==> flow/design.v <==
`timescale 1ns / 1ps
module black_cell(
    input  wire g_left, p_left,
    input  wire g_right, p_right,
    output wire g_out, p_out
);
    assign g_out = g_left | (p_left & g_right);
    assign p_out = p_left & p_right;
endmodule
module gray_cell(
    input  wire g_left, p_left,
    input  wire g_right,
    output wire g_out
);
    assign g_out = g_left | (p_left & g_right);
endmodule
module han_carlson_32(
    input  wire [31:0] a,
    input  wire [31:0] b,
    output wire [31:0] s,
    output wire        ca
);
    wire [31:0] g0, p0;
    assign g0 = a & b;
    assign p0 = a ^ b;
    wire [31:0] gg1, pp1;
    wire [31:0] gg2, pp2;
    wire [31:0] gg3, pp3;
    wire [31:0] gg4, pp4;
    wire [31:0] gg5, pp5;
    genvar i;
    generate
        for (i = 0; i < 32; i = i + 1) begin : STAGE1
            if (i >= 1) begin
                assign gg1[i] = g0[i] | (p0[i] & g0[i-1]);
                assign pp1[i] = p0[i] & p0[i-1];
            end else begin
                assign gg1[i] = g0[i];
                assign pp1[i] = p0[i];
            end
        end
    endgenerate
    generate
        for (i = 0; i < 32; i = i + 1) begin : STAGE2
            if (i >= 2) begin
                assign gg2[i] = gg1[i] | (pp1[i] & gg1[i-2]);
                assign pp2[i] = pp1[i] & pp1[i-2];
            end else begin
                assign gg2[i] = gg1[i];
                assign pp2[i] = pp1[i];
            end
        end
    endgenerate
    generate
        for (i = 0; i < 32; i = i + 1) begin : STAGE3
            if (i >= 4) begin
                assign gg3[i] = gg2[i] | (pp2[i] & gg2[i-4]);
                assign pp3[i] = pp2[i] & pp2[i-4];
            end else begin
                assign gg3[i] = gg2[i];
                assign pp3[i] = pp2[i];
            end
        end
    endgenerate
    generate
        for (i = 0; i < 32; i = i + 1) begin : STAGE4
            if (i >= 8) begin
                assign gg4[i] = gg3[i] | (pp3[i] & gg3[i-8]);
                assign pp4[i] = pp3[i] & pp3[i-8];
            end else begin
                assign gg4[i] = gg3[i];
                assign pp4[i] = pp3[i];
            end
        end
    endgenerate
    generate
        for (i = 0; i < 32; i = i + 1) begin : STAGE5
            if (i >= 16) begin
                assign gg5[i] = gg4[i] | (pp4[i] & gg4[i-16]);
                assign pp5[i] = pp4[i] & pp4[i-16];
            end else begin
                assign gg5[i] = gg4[i];
                assign pp5[i] = pp4[i];
            end
        end
    endgenerate
    wire [31:0] c;
    assign c[0] = 1'b0;
    generate
        for (i = 1; i < 32; i = i + 1) begin : CARRY_ASSIGN
            assign c[i] = gg5[i-1];
        end
    endgenerate
    assign ca = gg5[31];
    assign s = p0 ^ c;
endmodule
module full_adder(
    input a, b, c,
    output s, ca
);
    assign s  = a ^ b ^ c;
    assign ca = (a & b) | (b & c) | (c & a);
endmodule
module compressor_7to3(
    input  [31:0] a1, a2, a3, a4, a5, a6, a7,
    output [31:0] s,
    output [31:0] c1,   
    output [31:0] c2    
);
    genvar j;
    generate
        for (j = 0; j < 32; j = j + 1) begin
            wire s1, s2, s3, s4, d1, d2, d3, d4;
            full_adder f1 (.a(a1[j]), .b(a2[j]), .c(a3[j]), .s(s1), .ca(d1));
            full_adder f2 (.a(a4[j]), .b(a5[j]), .c(a6[j]), .s(s2), .ca(d2));
            full_adder f3 (.a(s1),   .b(s2),   .c(a7[j]),  .s(s3), .ca(d3));
            full_adder f4 (.a(d1),   .b(d2),   .c(d3),    .s(s4), .ca(d4));
            assign s[j]  = s3;
            assign c1[j] = s4;  
            assign c2[j] = d4;  
        end
    endgenerate
endmodule
module csa(
    input  [31:0] a, b, c,
    output [31:0] s,
    output [31:0] ca 
);
    assign s  = a ^ b ^ c;
    assign ca = ((a & b) | (b & c) | (c & a)) << 1;
endmodule
module Optimized_Wallace(
    input clk, rst,
    input [15:0] A, B,
    output reg [31:0] PRODUCT
);
    genvar i, j;
    wire [31:0] pp [0:15];
    generate
        for (i = 0; i < 16; i = i + 1) begin
            for (j = 0; j < 32; j = j + 1) begin
                if ((j >= i) && (j < i + 16))
                    assign pp[i][j] = A[j - i] & B[i];
                else
                    assign pp[i][j] = 1'b0;
            end
        end
    endgenerate
    wire [31:0] s0, s1_1, c0, c1, c0_2, c1_2, b0, b1, b0_2, b1_2;
     compressor_7to3 u1 (.a1(pp[0]), .a2(pp[1]), .a3(pp[2]), .a4(pp[3]), .a5(pp[4]), .a6(pp[5]), .a7(pp[6]), .s(s0), .c1(b0), .c2(b0_2));
     compressor_7to3 u2 (.a1(pp[7]), .a2(pp[8]), .a3(pp[9]), .a4(pp[10]), .a5(pp[11]), .a6(pp[12]), .a7(pp[13]), .s(s1_1), .c1(b1), .c2(b1_2));
   assign c0   = b0<<1;      
   assign c1   = b1<<1;      
   assign c0_2 = b0_2<<2;    
   assign c1_2 = b1_2<<2;   
    reg [31:0] r_s0, r_s1, r_c0, r_c1, r_c02, r_c12, r_pp14, r_pp15;
    always @(posedge clk or posedge rst) begin
        if (rst) begin
            r_s0 <= 0; r_s1 <= 0;
            r_c0 <= 0; r_c1 <= 0;
            r_c02 <= 0; r_c12 <= 0;
            r_pp14 <= 0; r_pp15 <= 0;
        end 
        else begin
            r_s0 <= s0; r_s1 <= s1_1;
            r_c0 <= c0; r_c1 <= c1;
            r_c02 <= c0_2; r_c12 <= c1_2;
            r_pp14 <= pp[14]; r_pp15 <= pp[15];
        end
    end
    wire [31:0] sum2, c1_s2, c2_s2, ca1, ca2;
    compressor_7to3 p1 (.a1(r_s0), .a2(r_s1), .a3(r_c0), .a4(r_c1), .a5(r_c02), .a6(r_c12), .a7(r_pp14), .s(sum2), .c1(c1_s2), .c2(c2_s2));
    assign ca1 = c1_s2<<1;     
    assign ca2 = c2_s2<<2;     
    reg [31:0] rsum2, rca1, rca2, rlt;
    always @(posedge clk or posedge rst) begin
        if (rst) begin
            rsum2 <= 0;
            rca1 <= 0;
            rca2 <= 0;
            rlt <= 0;
        end
        else begin
            rsum2 <= sum2;
            rca1 <= ca1;
            rca2 <= ca2;
            rlt <= r_pp15;
        end
    end
    wire [31:0] ps1, pca1, s, ca;
    csa q1 (.a(rsum2), .b(rca1), .c(rca2), .s(ps1), .ca(pca1));
    csa q2 (.a(rlt), .b(ps1), .c(pca1), .s(s), .ca(ca));
    reg [31:0] rsum, rcarry;
    always @(posedge clk or posedge rst) begin
        if (rst) begin
            rsum <= 0;
            rcarry <= 0;
        end 
        else begin
            rsum <= s;
            rcarry <= ca;
        end
    end
    wire [31:0] sum;
    wire carry;
    han_carlson_32 p2 (.a(rsum), .b(rcarry), .s(sum), .ca(carry));
    always @(posedge clk or posedge rst) begin
        if (rst)
            PRODUCT <= 0;
        else
            PRODUCT <= sum;
    end
endmodule
Wiki page: Optimized_Wallace / tool data

[Tool chain data of Optimized_Wallace]
Module Optimized_Wallace before and after one edit of its RTL, step after step.
"unedited" refers to lines of the RTL above, "edited" to lines of the edited file.
"change": "edited" minus "unedited" as printed here.
Operators carry their Yosys type and port widths (W data, S select, Z words).
Cell names lack the library's common part.
A cell with n/a has no value.
Inputs
  top: Optimized_Wallace
  clock: clk
  cell library: sky130hd
  library corner: tt_025C_1v80

[Edit of the RTL]
Unified diff, file above to edited file.
The edited RTL no longer does the same as the RTL above: the edit was made by script, with no optimisation intended.
begin of diff
@@ -99,5 +99,5 @@
     output s, ca
 );
-    assign s  = a ^ b ^ c;
+    assign s  = a ^ b | c;
     assign ca = (a & b) | (b & c) | (c & a);
 endmodule
end of diff

[Word-level counts]
Counts by Yosys on the flattened word-level netlist (proc, flatten, opt, wreduce; memories kept). Register bits leave out memories and registers merged into their read ports (data or address); mux counts leave out enables and synchronous resets folded into registers. Print and check cells are left out. Cells with the same type and inputs are merged into one.
Storage and ports
  input port bits: unedited 34, edited 34, change 0
  output and inout bits: unedited 32, edited 32, change 0
  cells after elaboration: unedited 1869, edited 1869, change 0
  bits in registers: unedited 342, edited 342, change 0
Cells by class
  bitwise logic cells: unedited 1854, edited 1854, change 0
Operators with widths
  $or A1 B1 Y1: unedited 442, edited 642, change +200
  $xor A1 B1 Y1: unedited 381, edited 181, change -200
  $and A1 B1 Y1: unedited 1014, edited 1014, change 0
  $and A31 B31 Y31: unedited 4, edited 4, change 0
  $or A31 B31 Y31: unedited 4, edited 4, change 0
  $xor A32 B32 Y32: unedited 3, edited 3, change 0
  $and A30 B30 Y30: unedited 1, edited 1, change 0
  $and A30 B31 Y31: unedited 1, edited 1, change 0
  $and A31 B30 Y31: unedited 1, edited 1, change 0
  $xor A30 B30 Y30: unedited 1, edited 1, change 0
  $xor A30 B31 Y31: unedited 1, edited 1, change 0
  $xor A31 B31 Y31: unedited 1, edited 1, change 0

[Longest topological paths]
Yosys ltp: most cells in a row. Word level: on the elaborated netlist, between registers, memories and ports. Mapped: between sequential cells and ports; inverters and the memories' decode and read muxes count.
Depth
  depth in word-level cells: unedited 11, edited 11, change 0
  ABC_AREA: unedited 0, edited 0
  mapped depth: unedited 10, edited 9, change -1
  mapped depth without buffers: unedited 10, edited 9, change -1

[Synthesis result]
Source: synth_stat.txt of the flow (Yosys; design flattened, memories mapped). It holds for the ABC_AREA given above (unset counts as 0); a run with the other value may have another netlist.
Cell types
  inv_1: unedited 205, edited 21, change -184
  fa_1: unedited 203, edited 40, change -163
  or2_2: unedited 0, edited 129, change +129
  ha_1: unedited 104, edited 222, change +118
  nand2b_1: unedited 2, edited 93, change +91
  a21o_1: unedited 9, edited 71, change +62
  a31o_2: unedited 0, edited 53, change +53
  nor2_1: unedited 21, edited 71, change +50
  and2_1: unedited 210, edited 166, change -44
  o21ai_0: unedited 5, edited 46, change +41
  o21bai_1: unedited 2, edited 33, change +31
  o21ba_2: unedited 0, edited 22, change +22
  clkbuf_1: unedited 33, edited 53, change +20
  nand2_1: unedited 68, edited 54, change -14
  o21a_1: unedited 4, edited 14, change +10
  a31oi_1: unedited 1, edited 11, change +10
  a21oi_1: unedited 26, edited 34, change +8
  o211a_1: unedited 0, edited 8, change +8
Not every row of either side is listed.
Mapped netlist
  synthesis area (um^2): unedited 17199.0, edited 18187.4, change +988.4
  area of sequential cells (um^2): unedited 8433.1, edited 8433.1, change 0.0
  cell count: unedited 1300, edited 1589, change +289
  mapped flip-flops: unedited 337, edited 337, change 0
  buffers: unedited 36, edited 68, change +32
The figures by module come from a second, unflattened synthesis with its own total; it is not the netlist above.
Second synthesis, totals
  cell total of the unflattened synthesis: unedited 1727, edited 2879, change +1152
  area (unflattened synthesis) (um^2): unedited 25545.8, edited 29389.4, change +3843.6
Rows give one instance, submodules left out.
By module, unedited
  (no name shown): cells 713, sequential area 10585.2 um^2, instances 1, area 12490.7 um^2
  full_adder: cells 1, sequential area 0.0 um^2, instances 384, area 20.0 um^2
  compressor_7to3: cells 96, sequential area 0.0 um^2, instances 3, area 720.7 um^2
  han_carlson_32: cells 274, sequential area 0.0 um^2, instances 1, area 1894.3 um^2
  csa: cells 34, sequential area 0.0 um^2, instances 2, area 655.6 um^2
By module, edited
  (no name shown): cells 713, sequential area 10585.2 um^2, instances 1, area 12490.7 um^2
  full_adder: cells 4, sequential area 0.0 um^2, instances 384, area 30.0 um^2
  compressor_7to3: cells 96, sequential area 0.0 um^2, instances 3, area 720.7 um^2
  han_carlson_32: cells 274, sequential area 0.0 um^2, instances 1, area 1894.3 um^2
  csa: cells 34, sequential area 0.0 um^2, instances 2, area 655.6 um^2

[Worst setup path after synthesis]
Source: OpenSTA report_checks on the synthesized netlist (no wires, ideal clock, input and output delay 20% of the period each), path of least setup slack; recovery checks are left aside. Register names are those of the netlist, which keeps one name where synthesis merged equal registers.
Timing path after synthesis
  path kind: unedited input to register, edited register to register
  start: unedited input port B[7], edited register rcarry[5]
  end: unedited register (no name shown), edited register (no name shown)
  setup time (ps): unedited 136, edited 125, change -11
  clock period (ps): unedited 3000, edited 3000, change 0
  buffers on the path: unedited 1, edited 0, change -1
  time at the first pin (ps): unedited 600, edited 0, change -600
  input delay (ps): unedited 600
  delay of the path (ps): unedited 1882, edited 2365, change +483
  stages: unedited 7, edited 10, change +3
  data arrival time (ps): unedited 2346, edited 2240, change -106
  data required time (ps): unedited 2864, edited 2875, change +11
  setup slack (ps): unedited 518, edited 635, change +117
  period reached after synthesis (ps): unedited 2482, edited 2365, change -117
"delay of the path" is the arrival time less input delay plus setup time.
"stages" counts driving pins, that of a launching flip-flop among them; a cell with two outputs on the path counts twice.
"period reached after synthesis" = period - worst setup slack (recovery checks aside). The figure is calculated, with input and output delays left at 20% of the set period.
The rows between start and end are the longest chain of elaborated cells between them; the timing report does not say that the signal goes this way. Where chains are equally long, one stands for them.
Each line given opens the expression or statement behind the cell; cells for indexed reads and writes are added by Yosys, which also makes memories of some case tables.
Between the ends, after synthesis, unedited
  cells stage by stage: clkbuf_1 -> and2_1 -> fa_1 -> inv_1 -> fa_1 -> inv_1 -> fa_1
  cells in the longest elaborated chain: 7
  elaborated cells between the ends (all ways): 13
  RTL lines with such cells: 3
  those cells by class: logic (13)
Ends and longest elaborated chain, after synthesis, unedited
  start: declaration: RTL line 134  | input [15:0] A, B,
  $and A1 B1 Y1: RTL line 143  | assign pp[i][j] = A[j - i] & B[i];
  $xor A1 B1 Y1 (2 in a row): RTL line 101  | assign s  = a ^ b ^ c;
  $and A1 B1 Y1: RTL line 102  | assign ca = (a & b) | (b & c) | (c & a);
  $or A1 B1 Y1 (2 in a row): RTL line 102
  $xor A1 B1 Y1: RTL line 101
Between the ends, after synthesis, edited
  cells stage by stage: dfrtp_1 -> ha_1 -> inv_1 -> fa_1 -> and2b_1 -> o2111ai_2 -> a2111oi_4 -> nor4_1 -> or3_1 -> xnor2_1
  cells in the longest elaborated chain: 11
  elaborated cells between the ends (all ways): 16
  RTL lines with such cells: 11
  those cells by class: logic (16)
Ends and longest elaborated chain, after synthesis, edited
  start: declaration: RTL line 193  | reg [31:0] rsum, rcarry;
  start: assignment: RTL line 197  | rcarry <= 0;
  start: assignment: RTL line 201  | rcarry <= ca;
  $and A31 B31 Y31: RTL line 24  | assign g0 = a & b;
  $and A1 B1 Y1: RTL line 35  | assign gg1[i] = g0[i] | (p0[i] & g0[i-1]);
  $or A1 B1 Y1: RTL line 35
  $and A1 B1 Y1: RTL line 46  | assign gg2[i] = gg1[i] | (pp1[i] & gg1[i-2]);
  $or A1 B1 Y1: RTL line 46
  $and A1 B1 Y1: RTL line 57  | assign gg3[i] = gg2[i] | (pp2[i] & gg2[i-4]);
  $or A1 B1 Y1: RTL line 57
  $or A1 B1 Y1: RTL line 68  | assign gg4[i] = gg3[i] | (pp3[i] & gg3[i-8]);
  $and A1 B1 Y1: RTL line 79  | assign gg5[i] = gg4[i] | (pp4[i] & gg4[i-16]);
  $or A1 B1 Y1: RTL line 79
  $xor A32 B32 Y32: RTL line 95  | assign s = p0 ^ c;
  end: assignment: RTL line 209
  end: assignment: RTL line 211
  end: declaration: RTL line 135

[Worst path after layout]
From the final timing report of each run of pair A: the path of least setup slack in the routed layout; clock arrival at registers is part of the times.
The report prints the path's times to 10 ps; the period is as set.
Timing path after layout
  path kind: unedited register to register, edited register to register
  start: unedited register rcarry[5], edited register rcarry[5]
  end: unedited register (no name shown), edited register (no name shown)
  data arrival time (ps): unedited 2970, edited 2980, change +10
  clock period (ps): unedited 2740, edited 2740, change 0
  stages: unedited 12, edited 10, change -2
  setup slack (ps): unedited 170, edited 170, change 0
  buffers on the path: unedited 1, edited 0, change -1
  setup time (ps): unedited 120, edited 110, change -10
  time at the first pin (ps): unedited 520, edited 520, change 0
  data required time (ps): unedited 3140, edited 3150, change +10
The rows between start and end are the longest chain of elaborated cells between them; the timing report does not say that the signal goes this way. Where chains are equally long, one stands for them.
Between the ends, after layout, unedited
  cells stage by stage: dfrtp_1 -> ha_1 -> inv_1 -> fa_1 -> nand2b_1 -> a21oi_1 -> a211oi_2 -> o31ai_2 -> buf_4 -> a2111oi_1 -> o21bai_1 -> xor2_1
  cells in the longest elaborated chain: 10
  elaborated cells between the ends (all ways): 15
  RTL lines with such cells: 10
  those cells by class: logic (15)
Ends and longest elaborated chain, after layout, unedited
  start: declaration: RTL line 193  | reg [31:0] rsum, rcarry;
  start: assignment: RTL line 197  | rcarry <= 0;
  start: assignment: RTL line 201  | rcarry <= ca;
  $and A31 B31 Y31: RTL line 24  | assign g0 = a & b;
  $and A1 B1 Y1: RTL line 35  | assign gg1[i] = g0[i] | (p0[i] & g0[i-1]);
  $or A1 B1 Y1: RTL line 35
  $or A1 B1 Y1: RTL line 46  | assign gg2[i] = gg1[i] | (pp1[i] & gg1[i-2]);
  $or A1 B1 Y1: RTL line 57  | assign gg3[i] = gg2[i] | (pp2[i] & gg2[i-4]);
  $and A1 B1 Y1: RTL line 68  | assign gg4[i] = gg3[i] | (pp3[i] & gg3[i-8]);
  $or A1 B1 Y1: RTL line 68
  $and A1 B1 Y1: RTL line 79  | assign gg5[i] = gg4[i] | (pp4[i] & gg4[i-16]);
  $or A1 B1 Y1: RTL line 79
  $xor A32 B32 Y32: RTL line 95  | assign s = p0 ^ c;
  end: assignment: RTL line 209
  end: assignment: RTL line 211
  end: declaration: RTL line 135
Between the ends, after layout, edited
  cells stage by stage: dfrtp_1 -> ha_1 -> inv_1 -> fa_2 -> and2b_2 -> o2111ai_4 -> a2111oi_4 -> nor4_1 -> or3_1 -> xnor2_1
  cells in the longest elaborated chain: 11
  elaborated cells between the ends (all ways): 16
  RTL lines with such cells: 11
  those cells by class: logic (16)
Ends and longest elaborated chain, after layout, edited
  start: declaration: RTL line 193  | reg [31:0] rsum, rcarry;
  start: assignment: RTL line 197  | rcarry <= 0;
  start: assignment: RTL line 201  | rcarry <= ca;
  $and A31 B31 Y31: RTL line 24  | assign g0 = a & b;
  $and A1 B1 Y1: RTL line 35  | assign gg1[i] = g0[i] | (p0[i] & g0[i-1]);
  $or A1 B1 Y1: RTL line 35
  $and A1 B1 Y1: RTL line 46  | assign gg2[i] = gg1[i] | (pp1[i] & gg1[i-2]);
  $or A1 B1 Y1: RTL line 46
  $and A1 B1 Y1: RTL line 57  | assign gg3[i] = gg2[i] | (pp2[i] & gg2[i-4]);
  $or A1 B1 Y1: RTL line 57
  $or A1 B1 Y1: RTL line 68  | assign gg4[i] = gg3[i] | (pp3[i] & gg3[i-8]);
  $and A1 B1 Y1: RTL line 79  | assign gg5[i] = gg4[i] | (pp4[i] & gg4[i-16]);
  $or A1 B1 Y1: RTL line 79
  $xor A32 B32 Y32: RTL line 95  | assign s = p0 ^ c;
  end: assignment: RTL line 209
  end: assignment: RTL line 211
  end: declaration: RTL line 135

[Flow runs]
Runs of the flow (Yosys, OpenROAD) on both versions; the two runs of a pair have the same settings. The constraints put input and output delay at 20% of the set period each and load the outputs with 0.01 pF.
Flow settings, pair A
  CORE_UTILIZATION: 40
  period_ns: 2.74
  CAP_MARGIN: 20
  CORE_MARGIN: 2
  SLEW_MARGIN: 20
Final reports, pair A
  utilization after routing (%): unedited 48.3, edited 46.7, change -1.6
  mapped cell area after synthesis (um^2): unedited 17199.0, edited 18187.4, change +988.4
  worst-case hold slack (ps): unedited 347, edited 331, change -16
  reached clock period (ps): unedited 2571, edited 2574, change +3
  total power after layout (W): unedited 0.017887, edited 0.017524, change -0.000363
  area of the die (um^2): unedited 44673.0, edited 47191.0, change +2518.0
  setup slack of the critical path (ps): unedited 169, edited 166, change -3
Flow settings, pair B
  CELL_PAD_IN_SITES_DETAIL_PLACEMENT: 0
  CELL_PAD_IN_SITES_GLOBAL_PLACEMENT: 0
  CORE_UTILIZATION: 48
  CTS_CLUSTER_DIAMETER: 335
  CTS_CLUSTER_SIZE: 61
  GPL_TIMING_DRIVEN: 0
  MAX_ROUTING_LAYER: met4
  MIN_ROUTING_LAYER: met1
  PLACE_DENSITY_LB_ADDON: 0.22
  SETUP_SLACK_MARGIN: 1.13
  SLEW_MARGIN: 5
  period_ns: 4.1
  CAP_MARGIN: 20
  CORE_MARGIN: 2
Final reports, pair B
  utilization after routing (%): unedited 53.5, edited 53.0, change -0.5
  mapped cell area after synthesis (um^2): unedited 17199.0, edited 18187.4, change +988.4
  worst-case hold slack (ps): unedited 371, edited 369, change -2
  reached clock period (ps): unedited 2936, edited 2916, change -20
  total power after layout (W): unedited 0.009974, edited 0.009985, change +0.000011
  area of the die (um^2): unedited 37361.0, edited 39463.8, change +2102.8
  setup slack of the critical path (ps): unedited 1164, edited 1184, change +20
"reached clock period" is the run's clock period less its worst setup slack. It is reckoned from that one timing run; input and output delays stay at 20% of the period that was set.
By "total power after layout" is meant OpenSTA's value without simulated activity: inputs other than the clock are taken to toggle once in ten clock periods, and the tool carries that through the logic.
